==> flow/design.v <==
`timescale 1ns/1ps
`default_nettype none
module adder_1(a, b, c_in, sum, c_out);
input wire a, b, c_in;
output logic sum, c_out;
logic sum0;
logic sum1;
logic carry0;
logic carry1;
always_comb begin
  sum0 = a ^ b;
  sum = sum0 ^ c_in;
  carry0 = a & b;
  carry1 = sum0 & c_in;
  c_out = carry1 | carry0; 
end
endmodule
`timescale 1ns/1ps
`default_nettype none
module eight_input_adder(neighbors, sum);
input  wire [7:0] neighbors;
output logic [3:0] sum;
logic s1, c1, s2, c2, s3, c3, c4, s4, c5, c6;
adder_1 FA1 (.a(neighbors[0]), .b(neighbors[1]), .c_in(neighbors[2]), .sum(s1), .c_out(c1));
adder_1 FA2 (.a(neighbors[3]), .b(neighbors[4]), .c_in(neighbors[5]), .sum(s2), .c_out(c2));
adder_1 FA3 (.a(s1), .b(s2), .c_in(neighbors[6]), .sum(s3), .c_out(c3));
adder_1 HA1 (.a(s3), .b(neighbors[7]), .c_in(1'b0), .sum(sum[0]), .c_out(c4));
adder_1 FA4 (.a(c1), .b(c2), .c_in(c3), .sum(s4), .c_out(c5));
adder_1 HA2 (.a(s4), .b(c4), .c_in(1'b0), .sum(sum[1]), .c_out(c6));
adder_1 HA3 (.a(c5), .b(c6), .c_in(1'b0), .sum(sum[2]), .c_out(sum[3]));
endmodule
module equality_comparator(a, b, out);
input wire [3:0] a;
input wire [3:0] b;
output logic out;
logic [3:0] xor_out;
always_comb begin
    xor_out = a ^ b;
    out = ~xor_out[0] & ~xor_out[1] & ~xor_out[2] & ~xor_out[3];
end
endmodule
`default_nettype none
`timescale 1ns/1ps
module conway_cell(clk, rst, ena, state_0, state_d, state_q, neighbors);
input wire clk;
input wire rst;
input wire ena;
input wire state_0;
output logic state_d;
output logic state_q;
input wire [7:0] neighbors;
logic [3:0] sum;
eight_input_adder eight_input_adder_inst (.neighbors(neighbors), .sum(sum));
logic three_neighbors;
logic two_neighbors;
logic two_or_three_neighbors;
equality_comparator two_neighbors_comparator (.a(sum), .b(4'b0010), .out(two_neighbors));
equality_comparator three_neighbors_comparator (.a(sum), .b(4'b0011), .out(three_neighbors));
always_comb begin
	two_or_three_neighbors = three_neighbors | two_neighbors;
	state_d = (~ state_q & three_neighbors) | (state_q & two_or_three_neighbors);
end
always_ff @(posedge clk) begin : delay
	state_q <= rst ? state_0 : (ena ? state_d : state_q);
end 
endmodule
`default_nettype none  
module main(clk, rst, ena, state_0, cells);
parameter N = 16;  
parameter M = N + 2;  
input wire clk;
input wire rst;
input wire ena;
input wire [N*N-1:0] state_0;
output logic [N*N-1:0] cells;
wire [M*M-1:0] bordered_cells_q;  
wire [M*M-1:0] bordered_cells_d;
logic [M*M-1:0] bordered_cells_0;  
function int cell_index(int i, int j);
  cell_index = M*j + i;
endfunction
generate
  genvar i;
  genvar j;
  for (i = 0; i < M; i = i + 1) begin : cells_x
    for (j = 0; j < M; j = j + 1) begin : cells_y
      if ( (i > 0) && (i < (M-1)) && (j > 0) && (j < (M-1)) ) begin
        assign bordered_cells_0[cell_index(i, j)] = state_0[N*(j-1) + (i-1)];
        conway_cell CELL(
          .clk(clk), .rst(rst), .ena(ena),
          .neighbors({
            bordered_cells_q[cell_index(i-1, j-1)],
            bordered_cells_q[cell_index(i-1, j  )],
            bordered_cells_q[cell_index(i-1, j+1)],
            bordered_cells_q[cell_index(i  , j+1)],
            bordered_cells_q[cell_index(i+1, j+1)],
            bordered_cells_q[cell_index(i+1, j  )],
            bordered_cells_q[cell_index(i+1, j-1)],
            bordered_cells_q[cell_index(i  , j-1)]
          }),
          .state_0(bordered_cells_0[cell_index(i, j)]),
          .state_d(bordered_cells_d[cell_index(i, j)]),
          .state_q(bordered_cells_q[cell_index(i, j)])
        );
      end else begin  
        assign bordered_cells_0[cell_index(i,j)] = 1'b0;
        assign bordered_cells_q[cell_index(i,j)] = bordered_cells_0[cell_index(i,j)];
        assign bordered_cells_d[cell_index(i,j)] = 0;
      end
    end
  end
  for (i = 0; i < N; i = i + 1) begin : unborder
    always_comb begin
        cells[N*(i+1)-1:N*i] = bordered_cells_q[M*(i+2)-2:M*(i+1)+1];
    end
  end
endgenerate
endmodule
`default_nettype wire  
### Reports on main

Tool output for the design above, in the order of the flow.
Lines are those of the file above, counted from 1.
Operators carry their Yosys type and port widths (W data, S select, Z words).
Library cell names are shortened.
A cell with -- has no value.

* top module: main
* clock port: clk
* standard-cell library: sky130hd
* corner: tt_025C_1v80

### Word-level counts

Yosys after proc, flatten, opt, wreduce and memory -nomap, before mapping. Memory bits, and registers merged into a memory's read port (data or address), are not among the register bits. Print and check cells are not counted. Equal cells are merged and count once.

* muxes and demuxes: 512
* bitwise logic cells: 9706
* reductions and logical operators: 1

Operator list (number)
* $and A1 B1 Y1: 4274
* $xor A1 B1 Y1: 2292
* $not A1 Y1: 1503
* $or A1 B1 Y1: 1381
* $not A2 Y2: 256
* $mux W1: 512
* $reduce_bool A2 Y1: 1

* register bits: 256
* bits of input ports: 259
* output and inout port bits: 256

### Depth

Yosys ltp: most cells in a row. Word level: on the elaborated netlist, between registers, memories and ports. Mapped: between sequential cells and ports; inverters and the memories' decode and read muxes count.

* depth in word-level cells: 17
* ABC_AREA: 0
* mapped depth: 9
* mapped depth without buffers: 9

### After synthesis

Source: synth_stat.txt of the flow (Yosys; design flattened, memories mapped). It holds for the ABC_AREA given above (unset counts as 0); a run with the other value may have another netlist.

Cells by type
* fa_1: number 900, total area 1.8E+04 um2
* ha_1: number 779, total area 9.75E+03 um2
* edfxtp_1: number 256, total area 7.69E+03 um2
* inv_1: number 1738, total area 6.52E+03 um2
* or4b_1: number 220, total area 2.2E+03 um2
* buf_4: number 259, total area 1.94E+03 um2
* o21ai_1: number 221, total area 1.11E+03 um2
* nor2_1: number 251, total area 942.154 um2
* nand2_1: number 248, total area 930.893 um2
* o41ai_1: number 23, total area 201.443 um2
* buf_6: number 17, total area 191.434 um2
* buf_2: number 29, total area 145.139 um2
* or4b_4: number 4, total area 55.053 um2
* a32o_1: number 5, total area 50.048 um2
* o21ai_2: number 4, total area 35.034 um2
* nand2b_1: number 5, total area 31.28 um2
* a22o_1: number 3, total area 26.275 um2
* clkbuf_1: number 7, total area 26.275 um2

Not listed: further types 4, cells in them 9.

* standard cells after synthesis: 4978
* cell area after synthesis: 49921.6 um2
* sequential area: 7687.4 um2
* flip-flops: 256
* buffer cells: 312

By module: a second synthesis without flattening, with its own total; a netlist apart from the flattened one above.

* cell total of the unflattened synthesis: 6145
* area total of the unflattened synthesis: 77197.8 um2

Each row is one instance without its submodules.

Modules
* adder_1: instances 1792, cells 1, area 20.0 um2
* equality_comparator: instances 512, cells 5, area 47.5 um2
* conway_cell: instances 256, cells 6, area 62.6 um2
* eight_input_adder: instances 256, cells 1, area 3.8 um2
* main: instances 1, cells 1, area 3.8 um2

### Worst setup path after synthesis

Path of least setup slack by OpenSTA after synthesis, without wires, with an ideal clock, recovery checks aside; 20% of the period is set as input and as output delay. Where synthesis merged equal registers, the netlist keeps one of their names.

* kind: input-to-reg
* start point: input rst
* end point: register cells_x[10].cells_y[10].genblk1.CELL.state_q
* clock period: 5.0 ns
* external input delay: 1.000 ns
* time at the first pin: 1.000 ns
* arrival: 4.551 ns
* data required time: 4.489 ns
* slack: -0.062 ns
* path delay: 4.062 ns
* stages on the path: 4
* synthesis period reached: 5.062 ns

"path delay" is the arrival time less input delay plus setup time.
"stages on the path": output pins that drive a net of the path, with the launching flip-flop's if there is one; two outputs of one cell count as two.
"synthesis period reached" = period - worst setup slack (recovery checks aside). The figure is calculated, with input and output delays left at 20% of the set period.
Between the ends stands the longest chain of elaborated cells between them, by number of cells; it is not shown to be the way that was timed. Of several equally long chains one is given.
Each line given opens the expression or statement behind the cell; cells for indexed reads and writes are added by Yosys, which also makes memories of some case tables.
Only ways into the end's enable, where the timed path ends, are counted here.

* cells stage by stage: buf_6 -> buf_4 -> buf_2 -> or2_2
* length of the longest elaborated chain: 1
* elaborated cells on any way between the ends: 1
* classes of those cells: reduce/logical (1)

Ends and longest elaborated chain, after synthesis
* from (decl): RTL line 72 `input wire rst;`
* $reduce_bool A2 Y1
* to (assign): RTL line 64 `state_q <= rst ? state_0 : (ena ? state_d : state_q);`
* to (decl): RTL line 50 `output logic state_q;`

### Worst path after layout

Path of least setup slack in the final report of stored run 1 (OpenROAD, finished layout, wires in). Where an end is a register, its clock arrival counts in the times.

* kind: reg-to-reg
* start point: register cells_x[6].cells_y[2].genblk1.CELL.state_q
* end point: register cells_x[5].cells_y[2].genblk1.CELL.state_q
* clock period: 5.83 ns
* time at the first pin: 0.58 ns
* arrival: 4.24 ns
* data required time: 6.27 ns
* slack: 2.03 ns
* stages on the path: 10

Between the ends stands the longest chain of elaborated cells between them, by number of cells; it is not shown to be the way that was timed. Of several equally long chains one is given.

* cells stage by stage: edfxtp_1 -> inv_1 -> fa_1 -> fa_1 -> fa_1 -> inv_1 -> ha_1 -> ha_1 -> or4b_1 -> o21ai_1
* length of the longest elaborated chain: 16
* elaborated cells on any way between the ends: 37
* classes of those cells: mux (2); logic (35)

Ends and longest elaborated chain, after layout
* from (decl): RTL line 50 `output logic state_q;`
* from (assign): RTL line 64 `state_q <= rst ? state_0 : (ena ? state_d : state_q);`
* $xor A1 B1 Y1: RTL line 12 `sum = sum0 ^ c_in;`
* $xor A1 B1 Y1: RTL line 11 `sum0 = a ^ b;`
* $and A1 B1 Y1: RTL line 14 `carry1 = sum0 & c_in;`
* $or A1 B1 Y1: RTL line 15 `c_out = carry1 | carry0;`
* $xor A1 B1 Y1: RTL line 12
* $xor A1 B1 Y1: RTL line 11
* $not A2 Y2
* $not A1 Y1: RTL line 39 `out = ~xor_out[0] & ~xor_out[1] & ~xor_out[2] & ~xor_out[3];`
* $and A1 B1 Y1 (3 in a row): RTL line 39
* $or A1 B1 Y1: RTL line 60 `two_or_three_neighbors = three_neighbors | two_neighbors;`
* $and A1 B1 Y1: RTL line 61 `state_d = (~ state_q & three_neighbors) | (state_q & two_or_three_neighbors);`
* $or A1 B1 Y1: RTL line 61
* $mux W1 (2 in a row): RTL line 64
* to (assign): RTL line 64
* to (decl): RTL line 50

FLOW RESULTS
============

Design main on sky130hd. What follows are 4 stored runs of the flow, each under its own settings; their order means nothing. The constraints put input and output delay at 20% of the set period each and load the outputs with 0.01 pF.
By "achieved period" is meant the clock period of the run minus its worst setup slack. This is arithmetic on one report: input and output delays are still those of the set period (20% each).
"time of the worst setup path" = time allowed to the worst setup path (clock period - input delay - output delay, where it has them) - its slack; a late launch clock adds to it, a late capture clock takes from it.

### Stored run 1

Settings: `CAP_MARGIN=25`, `CELL_PAD_IN_SITES_DETAIL_PLACEMENT=1`, `CORE_ASPECT_RATIO=0.53`, `CORE_MARGIN=4`, `CORE_UTILIZATION=30`, `CTS_CLUSTER_SIZE=54`, `GPL_ROUTABILITY_DRIVEN=0`, `MAX_ROUTING_LAYER=met5`, `MIN_ROUTING_LAYER=met1`, `PLACE_DENSITY=0.6`, `SETUP_SLACK_MARGIN=0.26`, `TNS_END_PERCENT=25`, `period_ns=5.83`, `SLEW_MARGIN=20`

- Achieved period: 3.801 ns
- Final design utilization: 0.346
- Worst setup slack after layout: 2.029 ns
- Total die area: 173,326.0 um2
- Synthesis area: 49,921.6 um2
- Time of the worst setup path: 3.80 ns
- Critical path kind: reg-to-reg
- Sum of negative setup slack: 0.000 ns

### Stored run 2

Settings: `ABC_AREA=1`, `CELL_PAD_IN_SITES_DETAIL_PLACEMENT=0`, `CORE_UTILIZATION=60`, `CTS_CLUSTER_DIAMETER=381`, `GPL_TIMING_DRIVEN=0`, `PLACE_DENSITY_LB_ADDON=0.11`, `SETUP_SLACK_MARGIN=-0.53`, `SLEW_MARGIN=25`, `TNS_END_PERCENT=100`, `period_ns=5.53`, `CAP_MARGIN=20`, `CORE_MARGIN=2`

- Total die area: 89,200.8 um2
- Synthesis area: 52,096.2 um2
- Worst setup slack after layout: 1.872 ns
- Sum of negative setup slack: 0.000 ns
- Final design utilization: 0.696
- Time of the worst setup path: 3.66 ns
- Critical path kind: reg-to-reg
- Achieved period: 3.658 ns

### Stored run 3

Settings: `CAP_MARGIN=0`, `CELL_PAD_IN_SITES_GLOBAL_PLACEMENT=0`, `CORE_ASPECT_RATIO=0.65`, `CORE_UTILIZATION=26`, `MAX_ROUTING_LAYER=met4`, `MIN_ROUTING_LAYER=met2`, `PLACE_DENSITY_LB_ADDON=0.03`, `SETUP_SLACK_MARGIN=0.29`, `SLEW_MARGIN=0`, `period_ns=2.75`, `CORE_MARGIN=2`

- Final design utilization: 0.368
- Total die area: 195,608.0 um2
- Achieved period: 3.319 ns
- Time of the worst setup path: 3.32 ns
- Critical path kind: reg-to-reg
- Synthesis area: 49,921.6 um2
- Worst setup slack after layout: -0.569 ns
- Sum of negative setup slack: -99.074 ns

### Stored run 4

Settings: `CAP_MARGIN=30`, `CORE_UTILIZATION=57`, `CTS_CLUSTER_DIAMETER=68`, `CTS_CLUSTER_SIZE=34`, `MIN_ROUTING_LAYER=met1`, `PLACE_DENSITY_LB_ADDON=0.07`, `period_ns=2.23`, `CORE_MARGIN=2`, `SLEW_MARGIN=20`

- Synthesis area: 49,921.6 um2
- Total die area: 89,964.0 um2
- Final design utilization: 0.768
- Achieved period: 3.336 ns
- Sum of negative setup slack: -234.879 ns
- Time of the worst setup path: 3.34 ns
- Critical path kind: reg-to-reg
- Worst setup slack after layout: -1.106 ns
